==> flow/design.v <==
`timescale 1ns / 1ps
module uart_fifo #(
	parameter DATA_WIDTH = 8,
	parameter DATA_DEPTH = 8
)
(
	input wire aclk,
	input wire aresetn,
	input wire [DATA_WIDTH-1:0]s_axis_tdata,
	input wire s_axis_tvalid,
	output wire s_axis_tready,
	output wire [DATA_WIDTH-1:0]m_axis_tdata,
	output wire m_axis_tvalid,
	input wire m_axis_tready,
	output wire almost_empty,
	output wire almost_full
);
function integer clogb2;
    input [31:0]value;
    begin
        value = value - 1;
        for (clogb2 = 0; value > 0; clogb2 = clogb2 + 1) begin
            value = value >> 1;
        end
    end
endfunction
localparam RWIDTH = clogb2(DATA_DEPTH);
localparam CWIDTH = RWIDTH+1;
reg [DATA_WIDTH-1:0]data[DATA_DEPTH-1:0];
reg [RWIDTH-1:0]head;
reg [RWIDTH-1:0]tail;
reg [CWIDTH-1:0]count;
reg tready;
reg [DATA_WIDTH-1:0]tdata;
reg tvalid;
reg aempty;
reg afull;
wire wr_valid;
wire rd_valid;
integer i;
assign s_axis_tready = tready;
assign m_axis_tdata = tdata;
assign m_axis_tvalid = tvalid;
assign wr_valid = s_axis_tvalid & s_axis_tready;
assign rd_valid = m_axis_tvalid & m_axis_tready;
assign almost_empty = aempty;
assign almost_full = afull; 
always @(posedge aclk) begin
	if (aresetn == 1'b0) begin
		for (i = 0; i < DATA_DEPTH-1; i = i + 1) begin
			data[i] <= 0;
		end
		head <= 0;
		tail <= 0;
		count <= 0;
	end else begin
		case ({wr_valid,rd_valid})
		2'b00: begin
			head <= head;
			tail <= tail;
			count <= count;
		end
		2'b01: begin
			head <= head;
			tail <= tail + 1;
			count <= count - 1;
		end
		2'b10: begin
			data[head] <= s_axis_tdata;
			head <= head + 1;
			tail <= tail;
			count <= count + 1;
		end
		2'b11: begin
			data[head] <= s_axis_tdata;
			head <= head + 1;
			tail <= tail + 1;
			count <= count;
		end
		endcase
	end
end
always @(*) begin
	if (aresetn == 1'b0) begin
		tready <= 1'b0;
		tdata <= 0;
		tvalid <= 1'b0;
	end else begin
		tready <= (count < DATA_DEPTH) ? 1'b1 : 1'b0;
		tdata <= data[tail];
		tvalid <= (count > 0) ? 1'b1 : 1'b0;
	end
end
always @(*) begin
	if (aresetn == 1'b0) begin
		aempty <= 1'b0;
		afull <= 1'b0;
	end else begin
		aempty <= (count <= 1) ? 1'b1 : 1'b0;
		afull <= (count >= (DATA_DEPTH - 1)) ? 1'b1 : 1'b0;
	end
end
endmodule
`timescale 1ns / 1ps
module uart_prescaler
(
	input wire clk,
	input wire rst,
	input wire en,
	input wire [15:0]div,
	output wire stb,
	output wire half
);
reg [15:0]cnt;
reg stb_out;
reg half_out;
assign stb = stb_out;
assign half = half_out;
always @(posedge clk) begin
	if (rst == 1'b1) begin
		cnt <= 0;
	end else begin
		if (en == 1'b1) begin
			if (cnt == (div - 1)) begin
				cnt <= 0;
			end else begin
				cnt <= cnt + 1;
			end 
		end else begin
			cnt <= 0;
		end
	end
end
always @(*) begin
	if (rst == 1'b1) begin
		stb_out <= 1'b0;
	end else begin
		stb_out <= (cnt == (div - 1)) ? 1'b1 : 1'b0;
	end
end
always @(*) begin
	if (rst == 1'b1) begin
		half_out <= 1'b0;
	end else begin
		half_out <= (cnt == ({1'b0,div[15:1]} - 1)) ? 1'b1 : 1'b0;
	end
end
endmodule
`timescale 1ns / 1ps
module uart_rx #(
	parameter BAUD_PRESCALER = 12,	
	parameter PARITY = 0,
	parameter BYTE_SIZE = 8,
	parameter STOP_BITS = 0,
	parameter FIFO_DEPTH = 16
)
(
	input wire aclk,
	input wire aresetn,
	input wire [23:0]s_axis_config_tdata,
	input wire s_axis_config_tvalid,
	output wire s_axis_config_tready,
	output wire [15:0]m_axis_tdata,
	output wire [0:0]m_axis_tuser,
	output wire m_axis_tvalid,
	input wire m_axis_tready,
	input wire rxd,
	output wire rtsn
);
localparam STATE_IDLE = 0;
localparam STATE_START = 1;
localparam STATE_BYTE = 2;
localparam STATE_PAR = 3;
localparam STATE_STOP = 4;
localparam STATE_END = 5;
localparam PARITY_NONE = 3'd0;
localparam PARITY_EVEN = 3'd1;
localparam PARITY_ODD = 3'd2;
localparam PARITY_MARK = 3'd3;
localparam PARITY_SPACE = 3'd4;
localparam STOP_BITS_ONE = 1'd0;
localparam STOP_BITS_TWO = 1'd1;
reg [3:0]state;
reg [15:0]prescaler;
reg [2:0]parity;
reg [3:0]byte_size;
reg [0:0]stop_bits;
reg pre_en;
wire pre_stb;
wire pre_half;
reg [15:0]s_data;
reg s_valid;
wire s_ready;
reg [15:0]rx_data;
reg rx_par;
reg rx_par_rcv;
reg [7:0]byte_cnt;
reg [15:0]bit_cnt;
reg bit_rec;
reg parity_error;
wire afull;
(* IOB = "TRUE" *) reg rxd_in;
(* IOB = "TRUE" *) reg rtsn_out;
wire rx_fall;
wire rx_rise;
assign s_axis_config_tready = (state == STATE_IDLE) ? 1'b1 : 1'b0;
assign rtsn = rtsn_out;
always @(posedge aclk) begin
	if (aresetn == 1'b0) begin
		prescaler <= BAUD_PRESCALER;
		parity <= PARITY;
		byte_size <= BYTE_SIZE;
		stop_bits <= STOP_BITS;
	end else begin
		if ((s_axis_config_tvalid == 1'b1) && (s_axis_config_tready == 1'b1)) begin
			prescaler <= s_axis_config_tdata[15:0];
			parity <= s_axis_config_tdata[18:16];
			byte_size <= s_axis_config_tdata[22:19];
			stop_bits <= s_axis_config_tdata[23];
		end
	end
end
always @(posedge aclk) begin
	if (aresetn == 1'b0) begin
		rxd_in <= 1'b0;
		rtsn_out <= 1'b1;
	end else begin
		rxd_in <= rxd;
		rtsn_out <= (afull) ? 1'b1 : 1'b0;
	end
end
always @(posedge aclk) begin
	if (aresetn == 1'b0) begin
		bit_cnt <= 0;
	end else begin
		if (state != STATE_IDLE) begin
			if (pre_stb == 1'b1) begin
				bit_cnt <= 0;
			end else begin
				bit_cnt <= bit_cnt + rxd_in;
			end
		end else begin
			bit_cnt <= 0;
		end
	end
end
always @(*) begin
	if (aresetn == 1'b0) begin
		bit_rec <= 1'b0;
	end else begin
		bit_rec <= (bit_cnt >= {1'b0,prescaler[15:1]}) ? 1'b1 : 1'b0;
	end
end
always @(posedge aclk) begin
	if (aresetn == 1'b0) begin
		pre_en <= 1'b0;
		s_data <= 0;
		s_valid <= 1'b0;
		rx_data <= 0;
		byte_cnt <= 0;
		rx_par_rcv <= 1'b0;
		state <= STATE_IDLE;
	end else begin
		case (state)
		STATE_IDLE: begin
			if (rx_fall == 1'b1) begin
				pre_en <= 1'b1;
				state <= STATE_START;
			end else begin
				pre_en <= 1'b0;
			end
		end
		STATE_START: begin
			if (pre_stb == 1'b1) begin
				if (bit_rec == 1'b0) begin
					byte_cnt <= 0;
					rx_data <= 0;
					state <= STATE_BYTE;
				end else begin
					state <= STATE_IDLE;
				end
			end
		end
		STATE_BYTE: begin
			if (pre_stb == 1'b1) begin
				rx_data[byte_cnt] <= bit_rec;
				if (byte_cnt == (byte_size - 1)) begin
					if (parity == PARITY_NONE) begin
						state <= STATE_STOP;
					end else begin
						state <= STATE_PAR;
					end
				end else begin
					byte_cnt <= byte_cnt + 1;
				end
			end
		end
		STATE_PAR: begin
			if (pre_stb == 1'b1) begin
				rx_par_rcv <= bit_rec;
				state <= STATE_STOP;
			end
		end
		STATE_STOP: begin
			if (pre_half == 1'b1) begin
				state <= STATE_END;
			end
		end
		STATE_END: begin
			if (s_valid == 1'b0) begin
				s_valid <= 1'b1;
				s_data <= rx_data;
				if (rx_par != rx_par_rcv) begin
					parity_error <= 1'b1;
				end else begin
					parity_error <= 1'b0;
				end
			end else begin
				s_valid <= 1'b0;
				if (s_ready == 1'b1) begin
				end else begin
				end
				state <= STATE_IDLE;
			end
			pre_en <= 1'b0;
		end
		endcase
	end
end
always @(posedge aclk) begin
	if (aresetn == 1'b0) begin
		rx_par <= 1'b0;
	end else begin
		case (state)
		STATE_BYTE: begin
			if (pre_stb == 1'b1) begin
				case (parity)
				PARITY_EVEN: rx_par <= rx_par + bit_rec;
				PARITY_ODD: rx_par <= rx_par + bit_rec;
				default: rx_par <= rx_par;
				endcase
			end
		end
		STATE_PAR: begin
			rx_par <= rx_par;
		end
		STATE_STOP: begin
			rx_par <= rx_par;
		end
		default: begin
			case (parity)
			PARITY_EVEN: rx_par <= 1'b0;
			PARITY_ODD: rx_par <= 1'b1;
			PARITY_MARK: rx_par <= 1'b1;
			PARITY_SPACE: rx_par <= 1'b0;
			endcase
		end
		endcase
	end
end
uart_fifo #(
	.DATA_WIDTH(16+1),
	.DATA_DEPTH(FIFO_DEPTH)
) fifo_sync_inst (
	.aclk(aclk),
	.aresetn(aresetn),
	.s_axis_tdata({parity_error,s_data}),
	.s_axis_tvalid(s_valid),
	.s_axis_tready(s_ready),
	.m_axis_tdata({m_axis_tuser,m_axis_tdata}),
	.m_axis_tvalid(m_axis_tvalid),
	.m_axis_tready(m_axis_tready),
	.almost_full(afull)
);
uart_prescaler prescaler_inst (
	.clk(aclk),
	.rst(~aresetn),
	.en(pre_en),
	.div(prescaler),	
	.stb(pre_stb),
	.half(pre_half)
);
edge_detect #(
	.ZERO_DELAY("TRUE")
) edge_detect_inst (
	.clk(aclk),
	.sig(rxd_in),
	.fall(rx_fall),
	.rise(rx_rise)
);
endmodule
module edge_detect #(
	parameter ZERO_DELAY = "FALSE"
)
(
	input wire clk,
	input wire sig,
	output wire fall,
	output wire rise
);
reg [1:0]sig_ff;
reg fall_out;
reg rise_out;
assign fall = fall_out;
assign rise = rise_out;
always @(posedge clk) begin
	sig_ff[0] <= sig;
	sig_ff[1] <= sig_ff[0];
end
generate if (ZERO_DELAY == "FALSE") begin
	always @(posedge clk) begin
		if (sig_ff[0] & ~sig_ff[1]) begin
			rise_out <= 1'b1;
		end else begin
			rise_out <= 1'b0;
		end
		if (~sig_ff[0] & sig_ff[1]) begin
			fall_out <= 1'b1;
		end else begin
			fall_out <= 1'b0;
		end
	end
end else begin
	always @(sig, sig_ff[0]) begin
		rise_out <= sig & ~sig_ff[0];
		fall_out <= ~sig & sig_ff[0];
	end
end endgenerate
endmodule
`timescale 1ns / 1ps
module uart_tx #(
	parameter BAUD_PRESCALER = 12,
	parameter PARITY = 0,
	parameter BYTE_SIZE = 8,
	parameter STOP_BITS = 0,
	parameter FIFO_DEPTH = 16
)
(
	input wire aclk,
	input wire aresetn,
	input wire [23:0]s_axis_config_tdata,
	input wire s_axis_config_tvalid,
	output wire s_axis_config_tready,
	input wire [15:0]s_axis_tdata,
	input wire s_axis_tvalid,
	output wire s_axis_tready,
	output wire txd,
	input wire ctsn 
);
localparam PARITY_NONE = 3'd0;
localparam PARITY_EVEN = 3'd1;
localparam PARITY_ODD = 3'd2;
localparam PARITY_MARK = 3'd3;
localparam PARITY_SPACE = 3'd4;
localparam STOP_BITS_ONE = 1'd0;
localparam STOP_BITS_TWO = 1'd1;
localparam STATE_IDLE = 0;
localparam STATE_START = 1;
localparam STATE_BYTE = 2;
localparam STATE_PAR = 3;
localparam STATE_STOP = 4;
localparam STATE_END = 5;
reg [3:0]state;
reg [15:0]prescaler;
reg [2:0]parity;
reg [3:0]byte_size;
reg [0:0]stop_bits;
wire [15:0]m_data;
wire m_valid;
reg m_ready;
reg [15:0]counter;
reg pre_en;
wire pre_stb;
reg [15:0]tx_data;
reg tx_par;
(* IOB = "TRUE" *) reg txd_out;
assign txd = txd_out;
assign s_axis_config_tready = (state == STATE_IDLE) ? 1'b1 : 1'b0;
always @(posedge aclk) begin
	if (aresetn == 1'b0) begin
		prescaler <= BAUD_PRESCALER;
		parity <= PARITY;
		byte_size <= BYTE_SIZE;
		stop_bits <= STOP_BITS;
	end else begin
		if ((s_axis_config_tvalid == 1'b1) && (s_axis_config_tready == 1'b1)) begin
			prescaler <= s_axis_config_tdata[15:0];
			parity <= s_axis_config_tdata[18:16];
			byte_size <= s_axis_config_tdata[22:19];
			stop_bits <= s_axis_config_tdata[23];
		end
	end
end
always @(posedge aclk) begin
	if (aresetn <= 1'b0) begin
		txd_out <= 1'b0;
	end else begin
		case (state)
		STATE_IDLE: begin
			txd_out <= 1'b1;
		end
		STATE_START: begin
			txd_out <= 1'b0;
		end
		STATE_BYTE: begin
			txd_out <= tx_data[0];
		end
		STATE_PAR: begin
			txd_out <= tx_par;
		end
		STATE_STOP: begin
			txd_out <= 1'b1;
		end
		STATE_END: begin
			txd_out <= 1'b1;
		end
		default: begin
			txd_out <= 1'b1;
		end
		endcase
	end
end
always @(posedge aclk) begin
	if (aresetn == 1'b0) begin
		pre_en <= 1'b0;
		m_ready <= 1'b0;
		tx_data <= 0;
		counter <= 0;
		state <= STATE_IDLE;
	end else begin
		case (state)
		STATE_IDLE: begin
			if (m_ready == 1'b0) begin
				if (ctsn == 1'b0) begin
					m_ready <= 1'b1;
				end
			end else begin
				if (m_valid == 1'b1) begin
					m_ready <= 1'b0;
					tx_data <= m_data;
					counter <= 0;
					pre_en <= 1'b1;
					state <= STATE_START;
				end
			end
		end
		STATE_START: begin
			if (pre_stb == 1'b1) begin
				state <= STATE_BYTE;
			end
		end
		STATE_BYTE: begin
			if (pre_stb == 1'b1) begin
				tx_data[14:0] <= tx_data[15:1];
				if (counter == (byte_size - 1)) begin
					counter <= 0;
					if (parity == PARITY_NONE) begin
						state <= STATE_STOP;
					end else begin
						state <= STATE_PAR;
					end
				end else begin
					counter <= counter + 1;
				end
			end
		end
		STATE_PAR: begin
			if (pre_stb == 1'b1) begin
				state <= STATE_STOP;
			end
		end
		STATE_STOP: begin
			if (pre_stb == 1'b1) begin
				case (stop_bits)
				STOP_BITS_ONE: begin
					state <= STATE_END;
				end
				STOP_BITS_TWO: begin
					if (counter == 1) begin
						counter <= 0;
						state <= STATE_END;
					end else begin
						counter <= counter + 1;
					end
				end
				endcase
			end
		end
		STATE_END: begin
			if (m_ready == 1'b0) begin
				pre_en <= 1'b0;
				m_ready <= 1'b1;
			end else begin
				m_ready <= 1'b0;
				if (m_valid == 1'b1) begin
					tx_data <= m_data;
					pre_en <= 1'b1;
					state <= STATE_START;
				end else begin
					state <= STATE_IDLE;
				end
			end
		end
		default: begin
			state <= STATE_IDLE;
		end		
		endcase
	end
end
always @(posedge aclk) begin
	if (aresetn == 1'b0) begin
		tx_par <= 1'b0;
	end else begin
		case (state)
		STATE_BYTE: begin
			if (pre_stb == 1'b1) begin
				case (parity)
				PARITY_EVEN: tx_par <= tx_par + tx_data[0];
				PARITY_ODD: tx_par <= tx_par + tx_data[0];
				default: tx_par <= tx_par;
				endcase
			end
		end
		STATE_PAR: begin
			tx_par <= tx_par;
		end
		default: begin
			case (parity)
			PARITY_EVEN: tx_par <= 1'b0;
			PARITY_ODD: tx_par <= 1'b1;
			PARITY_MARK: tx_par <= 1'b1;
			PARITY_SPACE: tx_par <= 1'b0;
			endcase
		end
		endcase
	end
end
uart_fifo #(
	.DATA_WIDTH(16),
	.DATA_DEPTH(FIFO_DEPTH)
) fifo_sync_inst (
	.aclk(aclk),
	.aresetn(aresetn),
	.s_axis_tdata(s_axis_tdata),
	.s_axis_tvalid(s_axis_tvalid),
	.s_axis_tready(s_axis_tready),
	.m_axis_tdata(m_data),
	.m_axis_tvalid(m_valid),
	.m_axis_tready(m_ready)
);
uart_prescaler prescaler_inst (
	.clk(aclk),
	.rst(~aresetn),
	.en(pre_en),
	.div(prescaler),	
	.stb(pre_stb)
);
endmodule
`timescale 1ns / 1ps
module axis_uart_v1_0 #(
	parameter integer BAUD_PRESCALER = 10,	 
	parameter integer PARITY = 0, 			 
	parameter integer BYTE_SIZE = 8, 		 
	parameter integer STOP_BITS = 0, 		 
	parameter integer FIFO_DEPTH = 16,		 
	parameter integer FLOW_CONTROL = 1,		 
	parameter integer DYNAMIC_CONFIG = 1	 
)
(
	input wire aclk,
	input wire aresetn,
	input wire [23:0]s_axis_config_tdata,	 
	input wire s_axis_config_tvalid,
	output wire s_axis_config_tready,
	input wire [15:0]s_axis_tdata,
	input wire s_axis_tvalid,
	output wire s_axis_tready,
	output wire [15:0]m_axis_tdata,
	output wire m_axis_tuser,				 
	output wire m_axis_tvalid,
	input wire m_axis_tready,
	output wire tx,
	input wire rx,
	output wire rts,						 
	input wire cts							 
);
wire s_axis_config_tx_tready;
wire s_axis_config_rx_tready;
assign s_axis_config_tready = (DYNAMIC_CONFIG) ? s_axis_config_tx_tready & s_axis_config_rx_tready : 1'b0;
uart_tx #(
	.BAUD_PRESCALER(BAUD_PRESCALER),
	.PARITY(PARITY),
	.BYTE_SIZE(BYTE_SIZE),
	.STOP_BITS(STOP_BITS),
	.FIFO_DEPTH(FIFO_DEPTH)
) uart_tx_inst (
	.aclk(aclk),
	.aresetn(aresetn),
	.s_axis_config_tdata(s_axis_config_tdata),
	.s_axis_config_tvalid((DYNAMIC_CONFIG) ? (s_axis_config_tvalid & s_axis_config_rx_tready) : 1'b0),
	.s_axis_config_tready(s_axis_config_tx_tready),
	.s_axis_tdata(s_axis_tdata),
	.s_axis_tvalid(s_axis_tvalid),
	.s_axis_tready(s_axis_tready),
	.txd(tx),
	.ctsn(FLOW_CONTROL ? cts : 1'b0)
);
uart_rx #(
	.BAUD_PRESCALER(BAUD_PRESCALER),
	.PARITY(PARITY),
	.BYTE_SIZE(BYTE_SIZE),
	.STOP_BITS(STOP_BITS),
	.FIFO_DEPTH(FIFO_DEPTH)
) uart_rx_inst (
	.aclk(aclk),
	.aresetn(aresetn),
	.s_axis_config_tdata(s_axis_config_tdata),
	.s_axis_config_tvalid((DYNAMIC_CONFIG) ? (s_axis_config_tvalid & s_axis_config_tx_tready) : 1'b0),
	.s_axis_config_tready(s_axis_config_rx_tready),
	.m_axis_tdata(m_axis_tdata),
	.m_axis_tuser(m_axis_tuser),
	.m_axis_tvalid(m_axis_tvalid),
	.m_axis_tready(m_axis_tready),
	.rxd(rx),
	.rtsn(rts)
);
endmodule
Step by step through the tools: axis_uart_v1_0
Tool output for the design above, in the order of the flow.
Line numbers count from 1 in the design file above.
Library cell names are shortened.
A cell with -- has no value.
- design top: axis_uart_v1_0
- clock port: aclk
- library: sky130hd
- corner: tt_025C_1v80

Elaborated design
Source: Yosys, flattened and elaborated, memories not mapped. Widths are those after wreduce. Print and check cells do not count.
Memory sizes are those after Yosys's memory passes, which may raise the word count (mostly to a power of two), join words into wider ones and drop unused or constant bits.
- $lt $le $gt $ge: 7
- noted equality and inequality tests: 58
- noted reduce/logical cells: 55
- mux-type cells at 120
- noted shift operators: 2
- noted bitwise operators: 22
- add/subtract/negate cells: 21
- operators with widths (operator ; count):
    16-bit two-way mux ; 15
    16-bit by 32-bit == test with 1-bit output ; 4
    17-bit two-way mux ; 6
    4-bit two-way mux ; 24
    16-bit by 1-bit adder with 16-bit output with constant B ; 3
    16-bit case mux with 3-bit select ; 1
    4-bit case mux with 6-bit select ; 2
    15-bit two-way mux ; 3
    1-bit two-way mux ; 44
    2-bit OR reduction ; 18
    16-bit by 1-bit subtractor with 17-bit output with constant B ; 2
    8-bit by 32-bit == test with 1-bit output ; 1
    16-bit case mux with 2-bit select ; 1
    8-bit two-way mux ; 4
    2-bit inequality test with constant B ; 15
    15-bit case mux with 2-bit select ; 1
    1-bit case mux with 2-bit select ; 11
    3-bit OR reduction ; 7
    2-bit by 1-bit inequality test with 1-bit output with constant B ; 10
    5-bit case mux with 2-bit select ; 2
    1-bit by 9-bit variable shift with 16-bit output ; 1
    1-bit by 9-bit variable shift with 16-bit output with constant A ; 1
    15-bit by 1-bit subtractor with 16-bit output with constant B ; 1
    16-bit by 1-bit adder with 16-bit output ; 1
    16-bit by 1-bit == test with 1-bit output with constant B ; 1
    16-bit by 15-bit greater-or-equal comparator with 1-bit output ; 1
    16-bit AND ; 1
    16-bit bitwise OR ; 1
Other operator kinds: 46; their cells: 103.
- bits in writable memories: 528
- word-level cells at 323
- output and inout port bits at 22
- input bits: 47
- noted memories kept: 2
- register bits after elaboration at 213
- memory list (name ; depth ; width ; RTL line ; RTL):
    uart_rx_inst.fifo_sync_inst.data ; 16 ; 17 ; 29 ; reg [DATA_WIDTH-1:0]data[DATA_DEPTH-1:0];
    uart_tx_inst.fifo_sync_inst.data ; 16 ; 16 ; 29 ;

Logic depth
Yosys ltp: most cells in a row. Word level: on the elaborated netlist, between registers, memories and ports. Mapped: between sequential cells and ports; inverters and the memories' decode and read muxes count.
- depth in word-level cells at 9
- ABC_AREA: 0
- depth in mapped cells: 15
- noted depth with buffers taken out: 13

Synthesis result
Source: synth_stat.txt of the flow (Yosys; design flattened, memories mapped). It holds for the ABC_AREA given above (unset counts as 0); a run with the other value may have another netlist.
- cells by type (cell ; count ; area in all (µm²)):
    edfxtp_1 ; 529 ; 1.59E+04
    dfxtp_1 ; 221 ; 4.42E+03
    mux4_2 ; 165 ; 3.72E+03
    and2_1 ; 526 ; 3.29E+03
    nand2_1 ; 205 ; 769.488
    a21oi_1 ; 138 ; 690.662
    ha_1 ; 54 ; 675.648
    nor2_1 ; 170 ; 638.112
    xnor2_1 ; 71 ; 621.846
    clkbuf_1 ; 161 ; 604.33
    xor2_1 ; 60 ; 525.504
    o21ai_0 ; 69 ; 345.331
    nand4_1 ; 52 ; 325.312
    nand3_1 ; 56 ; 280.269
    inv_1 ; 70 ; 262.752
    mux2i_1 ; 25 ; 250.24
    or3_1 ; 27 ; 168.912
    nor3_1 ; 32 ; 160.154
Not listed: further types 68, cells in them 287.
- noted chip area (Yosys): 35871.9 µm²
- sequential part of the area: 20309.5 µm²
- flip-flop cells at 750
- buffer cells at 201
- cells in the netlist: 2918
The figures by module come from a second, unflattened synthesis with its own total; it is not the netlist above.
- cell total of the unflattened synthesis at 3345
- area total of the unflattened synthesis: 37464.7 µm²
Rows give one instance, submodules left out.
- by module (module ; times used ; area (µm²) ; sequential area (µm²) ; cells):
    uart_fifo ; 1 ; 13518.0 ; 8508.2 ; 973
    uart_fifo ; 1 ; 12677.2 ; 8027.7 ; 925
    uart_rx ; 1 ; 4719.5 ; 1791.7 ; 596
    uart_prescaler ; 2 ; 1746.7 ; 320.3 ; 231
    uart_tx ; 1 ; 3002.9 ; 1321.3 ; 383
    edge_detect ; 1 ; 35.0 ; 20.0 ; 3
    axis_uart_v1_0 ; 1 ; 18.8 ; 0.0 ; 3

Path before layout
Path of least setup slack by OpenSTA after synthesis, without wires, with an ideal clock, recovery checks aside; 20% of the period is set as input and as output delay. Where synthesis merged equal registers, the netlist keeps one of their names.
- path type: input to register
- start: input port aresetn
- end: memory uart_rx_inst.fifo_sync_inst.data[4][0]
- external input delay: 1.600 ns
- noted required time: 7.585 ns
- delay of the path at 3.101 ns
- noted stages on the path: 11
- path slack: 3.299 ns
- noted library setup time: 0.415 ns
- noted path buffers: 2
- arrival at 4.286 ns
- period at 8.0 ns
- time at the first pin at 1.600 ns
- synthesis period reached: 4.701 ns
"delay of the path" is the arrival time less input delay plus setup time.
"stages on the path": output pins that drive a net of the path, with the launching flip-flop's if there is one; two outputs of one cell count as two.
"synthesis period reached" = period - worst setup slack (recovery checks aside). The figure is calculated, with input and output delays left at 20% of the set period.
Between the ends stands the longest chain of elaborated cells between them, by number of cells; it is not shown to be the way that was timed. Of several equally long chains one is given.
A line is the first line of the expression or statement that the cell stems from. Yosys adds cells for indexed reads and writes and turns some case tables into memories.
The path ends at the enable pin of a flip-flop; only ways to that pin are counted.
- cells stage by stage: inv_1 -> clkbuf_1 -> a21oi_1 -> and2_1 -> clkbuf_1 -> inv_1 -> ha_1 -> nor2_1 -> nor2_1 -> nand2_1 -> o21ai_0
- length of the longest elaborated chain at 7
- elaborated cells between the ends (all ways): 16
- RTL lines with such cells: 5
- those cells by class: eq/ne (3); mux (7); logic (3); reduce/logical (3)
- ends and longest elaborated chain, post-synthesis (element ; RTL line ; RTL):
    start, declared ; 671 ; input wire aresetn,
    1-bit two-way mux ; 84 ; if (aresetn == 1'b0) begin
    1-bit AND ; 45 ; assign rd_valid = m_axis_tvalid & m_axis_tready;
    2-bit == test ; 57 ; case ({wr_valid,rd_valid})
    3-bit OR reduction ; -- ;
    1-bit case mux with 2-bit select ; 57 ;
    1-bit two-way mux ; 49 ; if (aresetn == 1'b0) begin
    1-bit bitwise OR ; -- ;
    end, declared ; 29 ; reg [DATA_WIDTH-1:0]data[DATA_DEPTH-1:0];
Nets of the timed path that keep an RTL name, with a line that drives or declares them; the list need not be complete.
- nets with RTL names, path post-synthesis (signal ; RTL line):
    m_axis_tvalid ; 84

Timing after layout
Path of least setup slack in the final report of stored run 1 (OpenROAD, finished layout, wires in). Where an end is a register, its clock arrival counts in the times.
- path type: register to output
- start: register (name not given)
- end: output port m_axis_tdata[11]
- period at 8.0 ns
- arrival at 3.95 ns
- path slack: 2.45 ns
- noted path buffers: 2
- noted stages on the path: 6
- output delay: 1.60 ns
- time at the first pin at 0.63 ns
- noted required time: 6.40 ns
- cells stage by stage: dfxtp_4 -> buf_4 -> mux4_2 -> mux4_2 -> and2_1 -> clkdlybuf4s50_1
- ends and longest elaborated chain, after layout (element ; RTL line ; RTL):
    end, declared ; 678 ; output wire [15:0]m_axis_tdata,
No chain of elaborated cells between the ends is given.

## Implementation results

Record of 4 stored runs of the RTL-to-layout flow on axis_uart_v1_0, platform sky130hd. The runs are unordered. Constraints: input delay and output delay 20% of the set period each, output load 0.01 pF.
"total power of the final layout" is the tool's figure for a default switching activity; nothing was simulated.

Stored run 1
Settings were CORE_UTILIZATION = 63; MAX_ROUTING_LAYER = met4; period_ns = 8.0; CAP_MARGIN = 20; CORE_MARGIN = 2; SLEW_MARGIN = 20
- noted the total power of the final layout: 0.010015 W
- noted the smallest setup slack: 2.448 ns
- overall die area: 58,864.5 µm²
- standard-cell area after layout: 39,736.9 µm²
- noted the chip area after synthesis (Yosys): 35,871.9 µm²

Stored run 2
Settings were CELL_PAD_IN_SITES_DETAIL_PLACEMENT = 1; CORE_ASPECT_RATIO = 0.73; CORE_UTILIZATION = 40; MAX_ROUTING_LAYER = met4; PLACE_DENSITY_LB_ADDON = 0.14; period_ns = 4.15; CAP_MARGIN = 20; CORE_MARGIN = 2; SLEW_MARGIN = 20
- noted the total power of the final layout: 0.020001 W
- overall die area: 92,122.1 µm²
- standard-cell area after layout: 40,760.3 µm²
- noted the smallest setup slack: 0.135 ns
- noted the chip area after synthesis (Yosys): 35,871.9 µm²

Stored run 3
Settings were ABC_AREA = 1; CAP_MARGIN = 0; CELL_PAD_IN_SITES_GLOBAL_PLACEMENT = 0; CORE_ASPECT_RATIO = 0.56; CORE_UTILIZATION = 42; GPL_ROUTABILITY_DRIVEN = 1; MAX_ROUTING_LAYER = met5; PLACE_DENSITY_LB_ADDON = 0.3; period_ns = 9.81; CORE_MARGIN = 2; SLEW_MARGIN = 20
- noted the total power of the final layout: 0.008595 W
- standard-cell area after layout: 39,093.7 µm²
- noted the smallest setup slack: 3.357 ns
- noted the chip area after synthesis (Yosys): 35,361.4 µm²
- overall die area: 86,628.5 µm²

Stored run 4
Settings were CAP_MARGIN = 0; CORE_MARGIN = 8; CORE_UTILIZATION = 49; CTS_CLUSTER_DIAMETER = 351; GPL_TIMING_DRIVEN = 1; PLACE_DENSITY_LB_ADDON = 0.26; SETUP_SLACK_MARGIN = 0.59; TNS_END_PERCENT = 30; period_ns = 4.65; SLEW_MARGIN = 20
- standard-cell area after layout: 40,344.9 µm²
- noted the chip area after synthesis (Yosys): 35,871.9 µm²
- noted the smallest setup slack: 0.671 ns
- noted the total power of the final layout: 0.01753 W
- overall die area: 82,122.4 µm²
